==> flow/design.v <==
module DCIM (
    input clk,
    input rst_n,
    input in_valid,
    input [127:0] in_data1,
    input [127:0] in_data2,
    input [127:0] in_data3,
    input [127:0] in_data4, 
    output reg out_valid,
    output reg [12:0] O1,
    output reg [12:0] O2,
    output reg [12:0] O3,
    output reg [12:0] O4
);
reg [127:0] in_data1_dff, in_data2_dff, in_data3_dff, in_data4_dff;
always @(posedge clk) begin
    in_data1_dff <= in_data1;
    in_data2_dff <= in_data2;
    in_data3_dff <= in_data3;
    in_data4_dff <= in_data4;
end
reg in_valid_dff, in_valid_d2, in_valid_d3, in_valid_d4, in_valid_d5, in_valid_d6, in_valid_d7, in_valid_d8;
reg [1:0] cnt;
always @(posedge clk or negedge rst_n) begin
    if (!rst_n) begin
        in_valid_dff <= 1'b0;
        in_valid_d2 <= 1'b0;
        in_valid_d3 <= 1'b0;
        in_valid_d4 <= 1'b0;
        in_valid_d5 <= 1'b0;
        in_valid_d6 <= 1'b0;
        in_valid_d7 <= 1'b0;
        in_valid_d8 <= 1'b0;
    end
    else begin
        in_valid_dff <= in_valid;
        in_valid_d2 <= in_valid_dff;
        in_valid_d3 <= in_valid_d2;
        in_valid_d4 <= in_valid_d3;
        in_valid_d5 <= in_valid_d4;
        in_valid_d6 <= in_valid_d5;
        in_valid_d7 <= in_valid_d6;
        in_valid_d8 <= in_valid_d7;
    end
end
reg [4:0] sum1_1 [0:15], sum2_1 [0:15], sum3_1 [0:15], sum4_1 [0:15];
reg [5:0] sum1_2 [0:7], sum2_2 [0:7], sum3_2 [0:7], sum4_2 [0:7];
reg [6:0] sum1_3 [0:3], sum2_3 [0:3], sum3_3 [0:3], sum4_3 [0:3];
reg [7:0] sum1_4 [0:1], sum2_4 [0:1], sum3_4 [0:1], sum4_4 [0:1];
reg [8:0] sum1_5, sum2_5, sum3_5, sum4_5;
generate
    genvar i_1;
    for (i_1 = 0; i_1 < 16; i_1 = i_1 + 1) begin
        always @(posedge clk) begin
            sum1_1[i_1] <= in_data1_dff[127-i_1*8:124-i_1*8] + in_data1_dff[123-i_1*8:120-i_1*8];
            sum2_1[i_1] <= in_data2_dff[127-i_1*8:124-i_1*8] + in_data2_dff[123-i_1*8:120-i_1*8];
            sum3_1[i_1] <= in_data3_dff[127-i_1*8:124-i_1*8] + in_data3_dff[123-i_1*8:120-i_1*8];
            sum4_1[i_1] <= in_data4_dff[127-i_1*8:124-i_1*8] + in_data4_dff[123-i_1*8:120-i_1*8];
        end
    end
endgenerate
generate
    genvar i_2;
    for (i_2 = 0; i_2 < 8; i_2 = i_2 + 1) begin
        always @(posedge clk) begin
            sum1_2[i_2] <= sum1_1[i_2*2] + sum1_1[i_2*2+1];
            sum2_2[i_2] <= sum2_1[i_2*2] + sum2_1[i_2*2+1];
            sum3_2[i_2] <= sum3_1[i_2*2] + sum3_1[i_2*2+1];
            sum4_2[i_2] <= sum4_1[i_2*2] + sum4_1[i_2*2+1];
        end
    end
endgenerate
generate
    genvar i_3;
    for (i_3 = 0; i_3 < 4; i_3 = i_3 + 1) begin
        always @(posedge clk) begin
            sum1_3[i_3] <= sum1_2[i_3*2] + sum1_2[i_3*2+1];
            sum2_3[i_3] <= sum2_2[i_3*2] + sum2_2[i_3*2+1];
            sum3_3[i_3] <= sum3_2[i_3*2] + sum3_2[i_3*2+1];
            sum4_3[i_3] <= sum4_2[i_3*2] + sum4_2[i_3*2+1];
        end
    end
endgenerate
generate
    genvar i_4;
    for (i_4 = 0; i_4 < 2; i_4 = i_4 + 1) begin
        always @(posedge clk) begin
            sum1_4[i_4] <= sum1_3[i_4*2] + sum1_3[i_4*2+1];
            sum2_4[i_4] <= sum2_3[i_4*2] + sum2_3[i_4*2+1];
            sum3_4[i_4] <= sum3_3[i_4*2] + sum3_3[i_4*2+1];
            sum4_4[i_4] <= sum4_3[i_4*2] + sum4_3[i_4*2+1];
        end
    end
endgenerate
always @(posedge clk) begin
    sum1_5 <= sum1_4[0] + sum1_4[1];
    sum2_5 <= sum2_4[0] + sum2_4[1];
    sum3_5 <= sum3_4[0] + sum3_4[1];
    sum4_5 <= sum4_4[0] + sum4_4[1];
end
always @(posedge clk or negedge rst_n) begin
    if (!rst_n) begin
        cnt <= 2'd0;
    end
    else begin
        if (in_valid_d6) begin
            cnt <= cnt + 1;
        end
    end
end
reg [12:0] sum1, sum2, sum3, sum4;
always @(posedge clk or negedge rst_n) begin
    if (!rst_n) begin
        sum1 <= 13'b0;
        sum2 <= 13'b0;
        sum3 <= 13'b0;
        sum4 <= 13'b0;
    end
    else begin
        if (in_valid_d6) begin
            if (~|cnt) begin
                sum1 <= sum1_5;
                sum2 <= sum2_5;
                sum3 <= sum3_5;
                sum4 <= sum4_5;
            end else begin
                sum1 <= {sum1[11:0], 1'b0} + sum1_5;
                sum2 <= {sum2[11:0], 1'b0} + sum2_5;
                sum3 <= {sum3[11:0], 1'b0} + sum3_5;
                sum4 <= {sum4[11:0], 1'b0} + sum4_5;
            end
        end
    end
end
always @(posedge clk or negedge rst_n) begin
    if (!rst_n) begin
        O1 <= 13'b0;
        O2 <= 13'b0;
        O3 <= 13'b0;
        O4 <= 13'b0;
    end
    else begin
        if (in_valid_d7 & ~|cnt) begin
            O1 <= sum1;
            O2 <= sum2;
            O3 <= sum3;
            O4 <= sum4;
        end 
        else begin
            O1 <= 13'b0;
            O2 <= 13'b0;
            O3 <= 13'b0;
            O4 <= 13'b0;
        end
    end
end
always @(posedge clk or negedge rst_n) begin
    if (!rst_n) begin
        out_valid <= 1'b0;
    end
    else begin
        if (in_valid_d7 & ~|cnt) begin
            out_valid <= 1'b1;
        end
        else begin
            out_valid <= 1'b0;
        end
    end
end
endmodule
Hand-over note for DCIM

======== From RTL to reports: DCIM ========
Tool output for the design above before and after an edit, in the order of the flow.
Lines under "original" count in the file above, lines under "edited" in the edited file.
"change" is "edited" less "original", of the values as shown; "relative change" is that difference over "original", in percent.
Cell names lack the library's common part.
A cell with n/a has no value.
set-up
  top module .............................. DCIM
  clock port .............................. clk
  standard-cell library ................... sky130hd
  library corner .......................... tt_025C_1v80

======== Diff ========
The edit as a unified diff against the file above.
The edited RTL no longer does the same as the RTL above: the edit was made by script, with no optimisation intended.
begin of diff
@@ -125,5 +125,5 @@
                 sum4 <= sum4_5;
             end else begin
-                sum1 <= {sum1[11:0], 1'b0} + sum1_5;
+                sum1 <= {sum1[11:0], 1'b0} ^ sum1_5;
                 sum2 <= {sum2[11:0], 1'b0} + sum2_5;
                 sum3 <= {sum3[11:0], 1'b0} + sum3_5;
end of diff

======== Word level ========
Yosys after proc, flatten, opt, wreduce and memory -nomap, before mapping. Enables and synchronous resets that opt folds into registers are not counted as muxes. Print and check cells are not counted. Equal cells are merged and count once.
operators by class
  element                           original  edited  change  relative change (%)
  eq/ne operators                   0         0       0       n/a
  magnitude comparators             0         0       0       n/a
  reductions and logical operators  2         2       0       0.00
  div/mod/pow operators             0         0       0       n/a
  add/subtract/negate cells         129       128     -1      -0.78
  $mul                              0         0       0       n/a
  mux-type cells                    9         9       0       0.00
  shifts and indexed selects        0         0       0       n/a
  bitwise operators                 1         2       +1      +100.00
operators by type and width
  operator                                  original  edited  change  relative change (%)
  13-bit by 9-bit adder with 13-bit output  4         3       -1      -25.00
  13-bit by 9-bit XOR with 13-bit output    0         1       +1      n/a
Unchanged operator kinds not shown: 11.
bit counts
  element                          original  edited  change  relative change (%)
  bits in read-only memories       0         0       0       n/a
  latch bits                       0         0       0       n/a
  output and inout port bits       53        53      0       0.00
  flip-flop bits (word level)      1350      1350    0       0.00
  memories                         0         0       0       n/a
  cells after elaboration          286       286     0       0.00
  clocked read ports x word width  0         0       0       n/a
  memory bits (writable)           0         0       0       n/a
  input bits                       515       515     0       0.00

======== Longest topological paths ========
Yosys ltp: most cells in a row. Word level: on the elaborated netlist, between registers, memories and ports. Mapped: between sequential cells and ports; inverters and the memories' decode and read muxes count.
logic depth
  element                        original  edited  change  relative change (%)
  depth in word-level cells      4         4       0       0.00
  ABC_AREA                       0         0       n/a     n/a
  gate-level depth with buffers  8         8       0       0.00

======== After synthesis ========
Source: synth_stat.txt of the flow (Yosys; design flattened, memories mapped). It holds for the ABC_AREA given above (unset counts as 0); a run with the other value may have another netlist.
cells by type
  type       original  edited  change  relative change (%)
  inv_1      398       367     -31     -7.79
  o21ai_1    19        0       -19     -100.00
  ha_1       633       625     -8      -1.26
  o21ai_0    142       150     +8      +5.63
  a21o_1     191       196     +5      +2.62
  xnor2_1    311       315     +4      +1.29
  nand2b_1   115       111     -4      -3.48
  nor2_1     53        57      +4      +7.55
  nand2_1    52        48      -4      -7.69
  nand3_1    17        13      -4      -23.53
  xor2_1     56        59      +3      +5.36
  o21bai_1   24        27      +3      +12.50
  a22o_1     12        9       -3      -25.00
  or2_2      8         5       -3      -37.50
  a2111oi_0  6         3       -3      -50.00
  a21oi_2    3         0       -3      -100.00
  o31ai_4    0         3       +3      n/a
  and3_1     60        58      -2      -3.33
Unchanged cell types not shown: 4.
Not every row of either side is listed.
mapped netlist
  element              original  edited   change  relative change (%)
  mapped area (sq um)  50257.0   49765.2  -491.8  -0.98
  cell count           4120      4038     -82     -1.99
  buffer cells         29        28       -1      -3.45
  mapped flip-flops    1350      1350     0       0.00

======== Timing after synthesis ========
Path of least setup slack by OpenSTA after synthesis, without wires, with an ideal clock, recovery checks aside; 20% of the period is set as input and as output delay. Where synthesis merged equal registers, the netlist keeps one of their names.
timing path post-synthesis
  element                            original          edited            change  relative change (%)
  kind                               reg2reg           reg2reg           n/a     n/a
  start                              register sum1[0]  register sum2[0]  n/a     n/a
  end                                register sum1[7]  register sum2[7]  n/a     n/a
  path slack (ps)                    348               342               -6      n/a
  clock period (ps)                  2400              2400              0       0.00
  required time (ps)                 2269              2269              0       0.00
  driving pins on the path           9                 9                 0       0.00
  data arrival time (ps)             1921              1927              +6      +0.31
  delay of the path (ps)             2052              2058              +6      +0.29
  launch time at the first pin (ps)  0                 0                 0       n/a
  synthesis period reached (ps)      2052              2058              +6      +0.29
"delay of the path" = arrival - input delay + setup time.
"driving pins on the path": output pins that drive a net of the path, with the launching flip-flop's if there is one; two outputs of one cell count as two.
"synthesis period reached" = period - worst setup slack (recovery checks aside). The figure is calculated, with input and output delays left at 20% of the set period.
Between the ends stands the longest chain of elaborated cells between them, by number of cells; it is not shown to be the way that was timed. Of several equally long chains one is given.
Each line given opens the expression or statement behind the cell; cells for indexed reads and writes are added by Yosys, which also makes memories of some case tables.
At most two assigning lines are given for a register; there are more.
on the way, post-synthesis, original
  path through ............................ dfrtp_1 -> ha_1 -> inv_1 -> fa_1 -> nor2b_1 -> o31a_1 -> o22ai_1 -> and4b_1 -> or3_1
  length of the longest elaborated chain .. 2
ends and longest elaborated chain, post-synthesis, original
  element                                   line  source
  from (decl)                               111   reg [12:0] sum1, sum2, sum3, sum4;
  from (assign)                             122   sum1 <= sum1_5;
  from (assign)                             127   sum1 <= {sum1[11:0], 1'b0} + sum1_5;
  13-bit by 9-bit adder with 13-bit output  127
  13-bit two-way mux                        121   if (~|cnt) begin
  to (assign)                               122
  to (assign)                               127
  to (decl)                                 111
on the way, post-synthesis, edited
  path through ............................ dfrtp_1 -> ha_1 -> inv_1 -> fa_1 -> nor2b_1 -> o31a_1 -> o22ai_1 -> and4b_1 -> or3_1
  length of the longest elaborated chain .. 2
ends and longest elaborated chain, post-synthesis, edited
  element                                   line  source
  from (decl)                               111   reg [12:0] sum1, sum2, sum3, sum4;
  from (assign)                             123   sum2 <= sum2_5;
  from (assign)                             128   sum2 <= {sum2[11:0], 1'b0} + sum2_5;
  13-bit by 9-bit adder with 13-bit output  128
  13-bit two-way mux                        121   if (~|cnt) begin
  to (assign)                               123
  to (assign)                               128
  to (decl)                                 111

======== Path in the finished layout ========
Path of least setup slack in the final report of each run of pair 1 (OpenROAD, finished layout, wires in). Where an end is a register, its clock arrival counts in the times.
The report prints the path's times to 10 ps; the period is as set.
timing path post-layout
  element                            original          edited            change  relative change (%)
  kind                               reg2reg           reg2reg           n/a     n/a
  start                              register sum1[0]  register sum3[0]  n/a     n/a
  end                                register sum1[7]  register sum3[7]  n/a     n/a
  required time (ps)                 3020              3020              0       0.00
  data arrival time (ps)             2880              2840              -40     -1.39
  launch time at the first pin (ps)  730               740               +10     +1.37
  path slack (ps)                    140               180               +40     n/a
  driving pins on the path           9                 9                 0       0.00
  clock period (ps)                  2400              2400              0       0.00
Between the ends stands the longest chain of elaborated cells between them, by number of cells; it is not shown to be the way that was timed. Of several equally long chains one is given.
At most two assigning lines are given for a register; there are more.
on the way, post-layout, original
  path through ............................ dfrtp_1 -> ha_1 -> inv_1 -> fa_1 -> nor2b_1 -> o31a_1 -> o22ai_1 -> and4b_1 -> or3_1
  length of the longest elaborated chain .. 2
ends and longest elaborated chain, post-layout, original
  element                                   line  source
  from (decl)                               111   reg [12:0] sum1, sum2, sum3, sum4;
  from (assign)                             122   sum1 <= sum1_5;
  from (assign)                             127   sum1 <= {sum1[11:0], 1'b0} + sum1_5;
  13-bit by 9-bit adder with 13-bit output  127
  13-bit two-way mux                        121   if (~|cnt) begin
  to (assign)                               122
  to (assign)                               127
  to (decl)                                 111
on the way, post-layout, edited
  path through ............................ dfrtp_1 -> ha_1 -> inv_1 -> fa_1 -> nor2b_2 -> o31a_1 -> o22ai_1 -> and4b_1 -> or3_1
  length of the longest elaborated chain .. 2
ends and longest elaborated chain, post-layout, edited
  element                                   line  source
  from (decl)                               111   reg [12:0] sum1, sum2, sum3, sum4;
  from (assign)                             124   sum3 <= sum3_5;
  from (assign)                             129   sum3 <= {sum3[11:0], 1'b0} + sum3_5;
  13-bit by 9-bit adder with 13-bit output  129
  13-bit two-way mux                        121   if (~|cnt) begin
  to (assign)                               124
  to (assign)                               129
  to (decl)                                 111

======== Layout results ========
Runs of the flow (Yosys, OpenROAD) on both versions; the two runs of a pair have the same settings. The constraints put input and output delay at 20% of the set period each and load the outputs with 0.01 pF.
settings, pair 1
  period_ns ............................... 2.4
  CAP_MARGIN .............................. 20
  CORE_MARGIN ............................. 2
  CORE_UTILIZATION ........................ 40
  SLEW_MARGIN ............................. 20
final reports, pair 1
  element                                  original  edited    change   relative change (%)
  Yosys chip area after synthesis (sq um)  50257.0   49765.2   -491.8   -0.98
  utilization after layout (%)             50.5      50.3      -0.2     n/a
  achieved period (ps)                     2264      2222      -42      -1.86
  total die area (sq um)                   128494.0  127249.0  -1245.0  -0.97
  final worst hold slack (ps)              168       162       -6       n/a
  total design power (uW)                  79390     76526     -2864    -3.61
  standard-cell area after layout (sq um)  63109.3   62219.7   -889.6   -1.41
  worst setup slack after layout (ps)      136       178       +42      n/a
  post-route setup TNS (ps)                0         0         0        n/a
"achieved period" means the clock period less the worst setup slack. The figure is calculated, with input and output delays left at 20% of the set period.
"total design power" is the tool's figure for a default switching activity; nothing was simulated.

End of note.
